==> flow/design.v <==
module std_fp_mult_pipe #(
    parameter WIDTH = 32,
    parameter INT_WIDTH = 16,
    parameter FRAC_WIDTH = 16,
    parameter SIGNED = 0
) (
    input  logic [WIDTH-1:0] left,
    input  logic [WIDTH-1:0] right,
    input  logic             go,
    input  logic             clk,
    input  logic             reset,
    output logic [WIDTH-1:0] out,
    output logic             done
);
  logic [WIDTH-1:0]          rtmp;
  logic [WIDTH-1:0]          ltmp;
  logic [(WIDTH << 1) - 1:0] out_tmp;
  logic done_buf[2:0];
  assign done = done_buf[2];
  assign out = out_tmp[(WIDTH << 1) - INT_WIDTH - 1 : WIDTH - INT_WIDTH];
  logic start;
  assign start = go & done_buf[0] == 0 & done_buf[1] == 0;
  always_ff @(posedge clk) begin
    if (start)
      done_buf[0] <= 1;
    else
      done_buf[0] <= 0;
  end
  always_ff @(posedge clk) begin
    if (go) begin
      done_buf[2] <= done_buf[1];
      done_buf[1] <= done_buf[0];
    end else begin
      done_buf[2] <= 0;
      done_buf[1] <= 0;
    end
  end
  always_ff @(posedge clk) begin
    if (reset) begin
      rtmp <= 0;
      ltmp <= 0;
      out_tmp <= 0;
    end else if (go) begin
      if (SIGNED) begin
        rtmp <= $signed(right);
        ltmp <= $signed(left);
        out_tmp <= $signed(
          { {WIDTH{ltmp[WIDTH-1]}}, ltmp} *
          { {WIDTH{rtmp[WIDTH-1]}}, rtmp}
        );
      end else begin
        rtmp <= right;
        ltmp <= left;
        out_tmp <= ltmp * rtmp;
      end
    end else begin
      rtmp <= 0;
      ltmp <= 0;
      out_tmp <= out_tmp;
    end
  end
endmodule
module std_fp_smult_pipe #(
    parameter WIDTH = 32,
    parameter INT_WIDTH = 16,
    parameter FRAC_WIDTH = 16
) (
    input  [WIDTH-1:0]              left,
    input  [WIDTH-1:0]              right,
    input  logic                    reset,
    input  logic                    go,
    input  logic                    clk,
    output logic [WIDTH-1:0]        out,
    output logic                    done
);
  std_fp_mult_pipe #(
    .WIDTH(WIDTH),
    .INT_WIDTH(INT_WIDTH),
    .FRAC_WIDTH(FRAC_WIDTH),
    .SIGNED(1)
  ) comp (
    .clk(clk),
    .done(done),
    .reset(reset),
    .go(go),
    .left(left),
    .right(right),
    .out(out)
  );
endmodule
[Step by step through the tools: std_fp_smult_pipe]
Tool output for the design above, in the order of the flow.
Line numbers count from 1 in the design file above.
Not given: --
Design
  design top: std_fp_smult_pipe
  clock input: clk
  cell library: sky130hd
  corner: tt_025C_1v80

[After elaboration]
Counts by Yosys on the flattened word-level netlist (proc, flatten, opt, wreduce). Print and check cells are left out. Cells with the same type and inputs are merged into one.
Bit counts
  bits in writable memories: 0
  word-level cells: 14
  memories: 0
  bits in read-only memories: 0
  word width x clocked read ports: 0
  latch bits: 0
  register bits after elaboration: 115
  output and inout port bits: 33
Operators by class
  div/mod/pow operators: 0
  magnitude comparators: 0
  bitwise logic cells: 5
  equality and inequality tests: 0
  add/sub/neg operators: 0
  shift operators: 0
  reduce/logical cells: 1
  $mul: 1
  mux-type cells: 1
Operators with widths (number)
  32-bit by 32-bit multiplier with 48-bit output: 1
  1-bit inverter: 3
  1-bit bitwise AND: 2
  2-bit OR reduction: 1
  1-bit two-way mux: 1

[Depth]
Yosys ltp: most cells in a row. Word level: on the elaborated netlist, between registers, memories and ports. Mapped: between sequential cells and ports; inverters and the memories' decode and read muxes count.
Logic depth
  depth after elaboration: 4
  ABC_AREA: 0
  depth in mapped cells: 30
  depth with buffers taken out: 27

[After synthesis]
The flow's flattened synthesis, as Yosys stat reports it; memories are mapped. The netlist is that of the ABC_AREA named above (0 if unset); the other value can give another one.
Mapped netlist
  sequential area: 1981.9 um^2
  synthesis area: 31769.2 um^2
  flip-flops: 99
  cells in the netlist: 3391
Cell types (number)
  sky130_fd_sc_hd__fa_1: 838
  sky130_fd_sc_hd__and2_1: 532
  sky130_fd_sc_hd__inv_1: 786
  sky130_fd_sc_hd__ha_1: 163
  sky130_fd_sc_hd__dfxtp_1: 99
  sky130_fd_sc_hd__nand2_1: 446
  sky130_fd_sc_hd__clkbuf_1: 191
  sky130_fd_sc_hd__xnor2_1: 47
  sky130_fd_sc_hd__mux2i_1: 20
  sky130_fd_sc_hd__a21o_1: 25
  sky130_fd_sc_hd__a21oi_1: 37
  sky130_fd_sc_hd__xor2_1: 20
  sky130_fd_sc_hd__nor2_1: 38
  sky130_fd_sc_hd__o21ai_0: 23
  sky130_fd_sc_hd__nand2b_1: 14
  sky130_fd_sc_hd__nor2b_1: 14
  sky130_fd_sc_hd__nand4_1: 9
  sky130_fd_sc_hd__nor3b_1: 7
Other cell types: 33; their cells: 82.
By module: a second synthesis without flattening, with its own total; a netlist apart from the flattened one above.
Unflattened totals
  cells (unflattened synthesis): 3375
  area total of the unflattened synthesis: 31739.2 um^2
Rows give one instance, submodules left out.
Modules
  std_fp_mult_pipe: area 31739.2 um^2, cells 3375, instances 1
  std_fp_smult_pipe: area 0.0 um^2, cells 0, instances 1

[Timing after synthesis]
OpenSTA on the mapped netlist: ideal clock, no wires. The path of least setup slack (recovery checks aside). Input and output delay are each 20% of the period. Register names are those of the netlist, which keeps one name where synthesis merged equal registers.
Timing after synthesis
  path kind: register to register
  from: register comp.ltmp[31]
  to: register comp.out_tmp[43]
  path slack: 0.216 ns
  data required time: 7.384 ns
  stages on the path: 26
  setup time: 0.116 ns
  delay of the path: 7.284 ns
  arrival time: 7.168 ns
  buffers on the path: 2
  clock period: 7.5 ns
  synthesis period reached: 7.284 ns
"delay of the path" is the arrival time less input delay plus setup time.
"stages on the path" counts driving pins, that of a launching flip-flop among them; a cell with two outputs on the path counts twice.
"synthesis period reached" is the clock period less the worst setup slack; recovery checks do not enter. This is arithmetic on one report: input and output delays are still those of the set period (20% each).
The rows between start and end are the longest chain of elaborated cells between them; the timing report does not say that the signal goes this way. Where chains are equally long, one stands for them.
A line is the first line of the expression or statement that the cell stems from. Yosys adds cells for indexed reads and writes and turns some case tables into memories.
At most two assigning lines are given for a register; there are more.
On the way, after synthesis
  cell sequence: sky130_fd_sc_hd__dfxtp_1 > sky130_fd_sc_hd__clkbuf_1 > sky130_fd_sc_hd__nand2_1 > sky130_fd_sc_hd__inv_1 > sky130_fd_sc_hd__fa_1 > sky130_fd_sc_hd__fa_1 > sky130_fd_sc_hd__fa_1 > sky130_fd_sc_hd__inv_1 > sky130_fd_sc_hd__fa_1 > sky130_fd_sc_hd__inv_1 > sky130_fd_sc_hd__fa_1 > sky130_fd_sc_hd__fa_1 > sky130_fd_sc_hd__fa_1 > sky130_fd_sc_hd__inv_1 > sky130_fd_sc_hd__fa_1 > sky130_fd_sc_hd__inv_1 > sky130_fd_sc_hd__ha_1 > sky130_fd_sc_hd__clkbuf_1 > sky130_fd_sc_hd__a21o_1 > sky130_fd_sc_hd__o21bai_1 > sky130_fd_sc_hd__a21o_1 > sky130_fd_sc_hd__a221oi_1 > sky130_fd_sc_hd__nand2_1 > sky130_fd_sc_hd__and2_1 > sky130_fd_sc_hd__or3_1 > sky130_fd_sc_hd__a31o_2
  length of the longest elaborated chain: 1
  elaborated cells on any way between the ends: 1
  RTL lines with such cells: 1
  classes of those cells: mul: 1
Ends and longest elaborated chain, after synthesis
  from (decl): RTL line 16  | logic [WIDTH-1:0]          ltmp;
  from (assign): RTL line 46  | ltmp <= $signed(left);
  from (assign): RTL line 53  | ltmp <= left;
  32-bit by 32-bit multiplier with 48-bit output: RTL line 48  | { {WIDTH{ltmp[WIDTH-1]}}, ltmp} *
  to (assign): RTL line 47  | out_tmp <= $signed(
  to (assign): RTL line 54  | out_tmp <= ltmp * rtmp;
  to (decl): RTL line 17  | logic [(WIDTH << 1) - 1:0] out_tmp;

[Timing after layout]
From the final timing report of entry A: the path of least setup slack in the routed layout; clock arrival at registers is part of the times.
Timing post-layout
  path kind: register to register
  from: register comp.ltmp[30]
  to: register comp.out_tmp[47]
  clock period: 8.0 ns
  stages on the path: 24
  path slack: 0.30 ns
  setup time: 0.12 ns
  buffers on the path: 0
  data required time: 8.29 ns
  arrival time: 7.99 ns
The rows between start and end are the longest chain of elaborated cells between them; the timing report does not say that the signal goes this way. Where chains are equally long, one stands for them.
At most two assigning lines are given for a register; there are more.
On the way, post-layout
  cell sequence: sky130_fd_sc_hd__dfxtp_1 > sky130_fd_sc_hd__nand2_1 > sky130_fd_sc_hd__fa_1 > sky130_fd_sc_hd__fa_1 > sky130_fd_sc_hd__inv_1 > sky130_fd_sc_hd__fa_1 > sky130_fd_sc_hd__inv_1 > sky130_fd_sc_hd__fa_1 > sky130_fd_sc_hd__inv_1 > sky130_fd_sc_hd__fa_1 > sky130_fd_sc_hd__fa_1 > sky130_fd_sc_hd__fa_1 > sky130_fd_sc_hd__inv_1 > sky130_fd_sc_hd__fa_1 > sky130_fd_sc_hd__inv_1 > sky130_fd_sc_hd__ha_1 > sky130_fd_sc_hd__a21o_1 > sky130_fd_sc_hd__a21o_1 > sky130_fd_sc_hd__a21o_1 > sky130_fd_sc_hd__a221oi_1 > sky130_fd_sc_hd__o31ai_1 > sky130_fd_sc_hd__or3_1 > sky130_fd_sc_hd__nand3_1 > sky130_fd_sc_hd__a21oi_1
  length of the longest elaborated chain: 1
  elaborated cells on any way between the ends: 1
  RTL lines with such cells: 1
  classes of those cells: mul: 1
Ends and longest elaborated chain, post-layout
  from (decl): RTL line 16  | logic [WIDTH-1:0]          ltmp;
  from (assign): RTL line 46  | ltmp <= $signed(left);
  from (assign): RTL line 53  | ltmp <= left;
  32-bit by 32-bit multiplier with 48-bit output: RTL line 48  | { {WIDTH{ltmp[WIDTH-1]}}, ltmp} *
  to (assign): RTL line 47  | out_tmp <= $signed(
  to (assign): RTL line 54  | out_tmp <= ltmp * rtmp;
  to (decl): RTL line 17  | logic [(WIDTH << 1) - 1:0] out_tmp;

Subject: std_fp_smult_pipe on sky130hd, stored results

Hello all,

Top module std_fp_smult_pipe; platform sky130hd; tools Yosys and OpenROAD; 4 stored runs in no particular order. Input and output delays are each 20% of the period that was set; the output load is 0.01 pF.
"achieved clock period (ns)": clock period set for the run, less the worst setup slack. It is reckoned from that one timing run; input and output delays stay at 20% of the period that was set.
By "worst setup path time (ns)" is meant the share of the clock period that the worst setup path is allowed (20% is reserved at inputs, 20% at outputs), minus its slack. Clock arrival times at its registers enter into it.
By "finish__power__total" is meant OpenSTA's value without simulated activity: inputs other than the clock are taken to toggle once in ten clock periods, and the tool carries that through the logic.

settings of entry A
{
  "CELL_PAD_IN_SITES_DETAIL_PLACEMENT": 2,
  "CORE_ASPECT_RATIO": 1.31,
  "CORE_UTILIZATION": 43,
  "GPL_ROUTABILITY_DRIVEN": 1,
  "HOLD_SLACK_MARGIN": 0.17,
  "MAX_ROUTING_LAYER": "met5",
  "MIN_ROUTING_LAYER": "met1",
  "PLACE_DENSITY_LB_ADDON": 0.01,
  "period_ns": 8.0,
  "CAP_MARGIN": 20,
  "CORE_MARGIN": 2,
  "SLEW_MARGIN": 20
}
report of entry A
yosys chip area after synthesis (um^2): 31769.2
finish__design__die__area: 76093.1
finish__design__instance__area__stdcell: 35146.2
finish__design__instance__utilization: 0.4785
finish__timing__setup__ws: 0.299
finish__timing__setup__tns: 0.000
finish__timing__hold__ws: 0.425
finish__power__total: 2.703e-03
achieved clock period (ns): 7.701
worst setup path time (ns): 7.70
worst setup path kind: register to register

settings of entry B
{
  "ABC_AREA": 1,
  "CAP_MARGIN": 30,
  "CELL_PAD_IN_SITES_DETAIL_PLACEMENT": 1,
  "CELL_PAD_IN_SITES_GLOBAL_PLACEMENT": 2,
  "CORE_MARGIN": 5,
  "MAX_ROUTING_LAYER": "met4",
  "MIN_ROUTING_LAYER": "met2",
  "PLACE_DENSITY_LB_ADDON": 0.11,
  "SETUP_SLACK_MARGIN": 2.2,
  "SLEW_MARGIN": 15,
  "TNS_END_PERCENT": 60,
  "period_ns": 7.59,
  "CORE_UTILIZATION": 40
}
report of entry B
yosys chip area after synthesis (um^2): 33718.6
finish__design__die__area: 90204.1
finish__design__instance__area__stdcell: 41858.9
finish__design__instance__utilization: 0.5002
finish__timing__setup__ws: 0.588
finish__timing__setup__tns: 0.000
finish__timing__hold__ws: 0.434
finish__power__total: 3.661e-03
achieved clock period (ns): 7.002
worst setup path time (ns): 7.00
worst setup path kind: register to register

settings of entry C
{
  "ABC_AREA": 0,
  "CELL_PAD_IN_SITES_DETAIL_PLACEMENT": 2,
  "CELL_PAD_IN_SITES_GLOBAL_PLACEMENT": 0,
  "CORE_MARGIN": 9,
  "CORE_UTILIZATION": 26,
  "CTS_CLUSTER_SIZE": 53,
  "GPL_TIMING_DRIVEN": 0,
  "MAX_ROUTING_LAYER": "met4",
  "TNS_END_PERCENT": 25,
  "period_ns": 7.5,
  "CAP_MARGIN": 20,
  "SLEW_MARGIN": 20
}
report of entry C
yosys chip area after synthesis (um^2): 31769.2
finish__design__die__area: 135097.0
finish__design__instance__area__stdcell: 37424.6
finish__design__instance__utilization: 0.3103
finish__timing__setup__ws: -0.380
finish__timing__setup__tns: -3.211
finish__timing__hold__ws: 0.435
finish__power__total: 3.357e-03
achieved clock period (ns): 7.880
worst setup path time (ns): 7.88
worst setup path kind: register to register

settings of entry D
{
  "CORE_UTILIZATION": 63,
  "period_ns": 7.37,
  "CAP_MARGIN": 20,
  "CORE_MARGIN": 2,
  "SLEW_MARGIN": 20
}
report of entry D
yosys chip area after synthesis (um^2): 31769.2
finish__design__die__area: 52239.7
finish__design__instance__area__stdcell: 36113.4
finish__design__instance__utilization: 0.7228
finish__timing__setup__ws: 0.073
finish__timing__setup__tns: 0.000
finish__timing__hold__ws: 0.423
finish__power__total: 3.044e-03
achieved clock period (ns): 7.297
worst setup path time (ns): 7.30
worst setup path kind: register to register

Thanks
